==> flow/design.v <==
module RegFile(  
   input clk,
   input reset,
   input [3:0] A1,
   input [3:0] A2,
   input [3:0] A3,    
   input [31:0] WD3,  
   input RegWrite,    
   input [31:0] PCPlus8,    
   output [31:0] RD1,    
   output [31:0] RD2    
   );
   reg[31:0] R[15:0]; 
   integer i;
   always @ (posedge clk or posedge reset)
   begin   
         if (reset) 
         begin
            for (i=0; i<16 ;i=i+1)
            begin
				R[i] <= 32'b0;
            end
         end
         else 
         begin         
            if(RegWrite == 1'b1) begin  
               R[A3] <= WD3;
            end
            R[15] <= PCPlus8;
         end
   end
   assign RD1 = R[A1];
   assign RD2 = R[A2];
endmodule
Memo
Re: synthesis data of RegFile

Step by step through the tools: RegFile:

Module RegFile before and after one edit of its RTL, step after step.
"unedited" refers to lines of the RTL above, "edited" to lines of the edited file.
"change" is "edited" less "unedited", of the values as shown; "rel. change" is that difference over "unedited", in percent.
Cell names lack the library's common part.
The mark n/a stands for no value.

* top: RegFile
* clock port: clk
* standard-cell library: sky130hd
* timing corner: tt_025C_1v80

The edit:

Unified diff, file above to edited file.
This change comes from a script, not from a designer. The edited design behaves differently; no optimisation was intended.

```diff
@@ -24,5 +24,5 @@
          else 
          begin         
-            if(RegWrite == 1'b1) begin  
+            begin  
                R[A3] <= WD3;
             end
```

Word-level counts:

Counts by Yosys on the flattened word-level netlist (proc, flatten, opt, wreduce). Print and check cells are left out. Cells with the same type and inputs are merged into one.

Operators by class
* equal/unequal tests: unedited 44, edited 44, change 0, rel. change 0.00%
* muxes and demuxes: unedited 2, edited 2, change 0, rel. change 0.00%
* reductions and logical operators: unedited 18, edited 3, change -15, rel. change -83.33%

Operator list
* 2-bit AND reduction: unedited 15, edited 0, change -15, rel. change -100.00%

Operator kinds equal on both sides are left out: 6.

Storage and ports
* register bits: unedited 512, edited 512, change 0, rel. change 0.00%
* word-level cells: unedited 80, edited 65, change -15, rel. change -18.75%

Longest topological paths:

Yosys ltp: most cells in a row. Word level: on the elaborated netlist, between registers, memories and ports. Mapped: between sequential cells and ports; inverters and the memories' decode and read muxes count.

Logic depth
* word-level depth: unedited 2, edited 2, change 0, rel. change 0.00%
* ABC_AREA: unedited 0, edited 0
* depth in mapped cells: unedited 9, edited 9, change 0, rel. change 0.00%
* gate-level depth less buffers: unedited 5, edited 5, change 0, rel. change 0.00%

After synthesis:

Yosys stat after the flow's synthesis: flattened, memories mapped to cells. It holds for the ABC_AREA given above (unset counts as 0); a run with the other value may have another netlist.

Cells by type
* nand3_1: unedited 7, edited 60, change +53, rel. change +757.14%
* a21oi_1: unedited 90, edited 42, change -48, rel. change -53.33%
* a31oi_1: unedited 49, edited 10, change -39, rel. change -79.59%
* o211ai_1: unedited 1, edited 38, change +37, rel. change +3700.00%
* nor2_1: unedited 102, edited 70, change -32, rel. change -31.37%
* o22ai_1: unedited 75, edited 44, change -31, rel. change -41.33%
* nand2_1: unedited 82, edited 109, change +27, rel. change +32.93%
* nand4_1: unedited 0, edited 25, change +25
* a32oi_1: unedited 9, edited 33, change +24, rel. change +266.67%
* o221ai_1: unedited 25, edited 5, change -20, rel. change -80.00%
* nand3b_1: unedited 6, edited 25, change +19, rel. change +316.67%
* clkbuf_1: unedited 92, edited 110, change +18, rel. change +19.57%
* inv_1: unedited 26, edited 8, change -18, rel. change -69.23%
* a221oi_1: unedited 19, edited 35, change +16, rel. change +84.21%
* mux2i_1: unedited 94, edited 80, change -14, rel. change -14.89%
* mux2_1: unedited 43, edited 29, change -14, rel. change -32.56%
* nand2b_1: unedited 11, edited 24, change +13, rel. change +118.18%
* o2bb2ai_1: unedited 6, edited 19, change +13, rel. change +216.67%

Cell types equal on both sides are left out: 4.
The list need not be complete.

Synthesis totals
* standard cells after synthesis: unedited 2332, edited 2332, change 0, rel. change 0.00%
* synthesis area (um^2): unedited 27087.2, edited 27076.0, change -11.2, rel. change -0.04%
* sequential area (um^2): unedited 12812.3, edited 12812.3, change 0.0, rel. change 0.00%
* flip-flop cells: unedited 512, edited 512, change 0, rel. change 0.00%

Path before layout:

Source: OpenSTA report_checks on the synthesized netlist (no wires, ideal clock, input and output delay 20% of the period each), path of least setup slack; recovery checks are left aside. Register names are those of the netlist, which keeps one name where synthesis merged equal registers.

Path after synthesis
* path kind: unedited input to output, edited input to output
* from: unedited in A2[1], edited in A2[3]
* to: unedited out RD2[19], edited out RD2[29]
* period (ps): unedited 6000, edited 6000, change 0, rel. change 0.00%
* external input delay (ps): unedited 1200, edited 1200, change 0, rel. change 0.00%
* output delay (ps): unedited 1200, edited 1200, change 0, rel. change 0.00%
* arrival time (ps): unedited 2536, edited 2547, change +11, rel. change +0.43%
* setup slack (ps): unedited 2264, edited 2253, change -11
* delay of the path (ps): unedited 1336, edited 1347, change +11, rel. change +0.82%
* stages on the path: unedited 6, edited 7, change +1, rel. change +16.67%
* period reached after synthesis (ps): unedited 3736, edited 3747, change +11, rel. change +0.29%

"delay of the path" is the arrival time less input delay plus setup time.
A path that ends at an output port has no setup time.
"stages on the path": output pins that drive a net of the path, with the launching flip-flop's if there is one; two outputs of one cell count as two.
"period reached after synthesis" = period - worst setup slack (recovery checks aside). The figure is calculated, with input and output delays left at 20% of the set period.
The rows between start and end are the longest chain of elaborated cells between them; the timing report does not say that the signal goes this way. Where chains are equally long, one stands for them.
A line is the first line of the expression or statement that the cell stems from. Yosys adds cells for indexed reads and writes and turns some case tables into memories.

On the way, after synthesis, unedited:
* cell sequence: buf_6 -> buf_4 -> clkbuf_1 -> mux2_2 -> a222oi_1 -> a31oi_1
* cells in the longest elaborated chain: 2
* elaborated cells between the ends (all ways): 17
* those cells by class: eq/ne (15); mux (1); reduce/logical (1)

RTL lines, path after synthesis, unedited
* start, declared: RTL line 5 `input [3:0] A2,`
* 4-bit equality test: RTL line 33 `assign RD2 = R[A2];`
* 32-bit parallel mux with 16-bit select: RTL line 33
* end, declared: RTL line 11 `output [31:0] RD2`

On the way, after synthesis, edited:
* cell sequence: buf_2 -> buf_2 -> nor3_2 -> buf_2 -> a22o_1 -> nand2_1 -> a31oi_1
* cells in the longest elaborated chain: 2
* elaborated cells between the ends (all ways): 17
* those cells by class: eq/ne (15); mux (1); reduce/logical (1)

RTL lines, path after synthesis, edited
* start, declared: RTL line 5 `input [3:0] A2,`
* 4-bit equality test: RTL line 33 `assign RD2 = R[A2];`
* 32-bit parallel mux with 16-bit select: RTL line 33
* end, declared: RTL line 11 `output [31:0] RD2`

Worst path after layout:

From the final timing report of each run of pair A: the path of least setup slack in the routed layout; clock arrival at registers is part of the times.
The report prints the path's times to 10 ps; the period is as set.

Path post-layout
* path kind: unedited input to output, edited input to output
* from: unedited in A2[3], edited in A2[2]
* to: unedited out RD2[31], edited out RD2[15]
* period (ps): unedited 5610, edited 5610, change 0, rel. change 0.00%
* external input delay (ps): unedited 1120, edited 1120, change 0, rel. change 0.00%
* output delay (ps): unedited 1120, edited 1120, change 0, rel. change 0.00%
* arrival time (ps): unedited 3940, edited 3890, change -50, rel. change -1.27%
* setup slack (ps): unedited 550, edited 600, change +50
* stages on the path: unedited 6, edited 8, change +2, rel. change +33.33%

The rows between start and end are the longest chain of elaborated cells between them; the timing report does not say that the signal goes this way. Where chains are equally long, one stands for them.

On the way, post-layout, unedited:
* cell sequence: buf_2 -> or3_1 -> a21oi_1 -> a2111oi_0 -> a21oi_1 -> clkdlybuf4s50_1
* cells in the longest elaborated chain: 2
* elaborated cells between the ends (all ways): 17
* those cells by class: eq/ne (15); mux (1); reduce/logical (1)

RTL lines, path post-layout, unedited
* start, declared: RTL line 5 `input [3:0] A2,`
* 4-bit equality test: RTL line 33 `assign RD2 = R[A2];`
* 32-bit parallel mux with 16-bit select: RTL line 33
* end, declared: RTL line 11 `output [31:0] RD2`

On the way, post-layout, edited:
* cell sequence: buf_4 -> inv_1 -> nand2_1 -> buf_4 -> o22ai_1 -> a221oi_1 -> a21oi_1 -> clkdlybuf4s50_1
* cells in the longest elaborated chain: 2
* elaborated cells between the ends (all ways): 17
* those cells by class: eq/ne (15); mux (1); reduce/logical (1)

RTL lines, path post-layout, edited
* start, declared: RTL line 5 `input [3:0] A2,`
* 4-bit equality test: RTL line 33 `assign RD2 = R[A2];`
* 32-bit parallel mux with 16-bit select: RTL line 33
* end, declared: RTL line 11 `output [31:0] RD2`

Flow runs:

Both versions went through the flow (Yosys, OpenROAD) with the same settings in each pair. Constraints: input delay and output delay 20% of the set period each, output load 0.01 pF.

Settings, pair A:
* CORE_UTILIZATION: 50
* period_ns: 5.61
* CAP_MARGIN: 20
* CORE_MARGIN: 2
* SLEW_MARGIN: 20

Results, pair A
* area of the synthesized netlist (um^2): unedited 27087.2, edited 27076.0, change -11.2, rel. change -0.04%
* overall die area (um^2): unedited 56052.9, edited 56029.3, change -23.6, rel. change -0.04%
* standard-cell area after layout (um^2): unedited 31258.7, edited 31193.7, change -65.0, rel. change -0.21%
* final design utilization (%): unedited 58.2, edited 58.1, change -0.1
* worst setup slack after layout (ps): unedited 548, edited 603, change +55
* setup total negative slack (ps): unedited 0, edited 0, change 0
* clock period achieved (ps): unedited 5062, edited 5007, change -55, rel. change -1.09%

Settings, pair B:
* CORE_ASPECT_RATIO: 0.7
* CORE_MARGIN: 5
* CORE_UTILIZATION: 51
* GPL_TIMING_DRIVEN: 0
* MAX_ROUTING_LAYER: met4
* PLACE_DENSITY: 0.91
* SETUP_SLACK_MARGIN: 0.37
* TNS_END_PERCENT: 100
* period_ns: 4.48
* CAP_MARGIN: 20
* SLEW_MARGIN: 20

Results, pair B
* area of the synthesized netlist (um^2): unedited 27087.2, edited 27076.0, change -11.2, rel. change -0.04%
* overall die area (um^2): unedited 57894.6, edited 57871.0, change -23.6, rel. change -0.04%
* standard-cell area after layout (um^2): unedited 32951.6, edited 32924.1, change -27.5, rel. change -0.08%
* final design utilization (%): unedited 62.9, edited 62.9, change 0.0
* worst setup slack after layout (ps): unedited 293, edited 251, change -42
* setup total negative slack (ps): unedited 0, edited 0, change 0
* clock period achieved (ps): unedited 4187, edited 4229, change +42, rel. change +1.00%

"clock period achieved" is the run's clock period less its worst setup slack. It is reckoned from that one timing run; input and output delays stay at 20% of the period that was set.
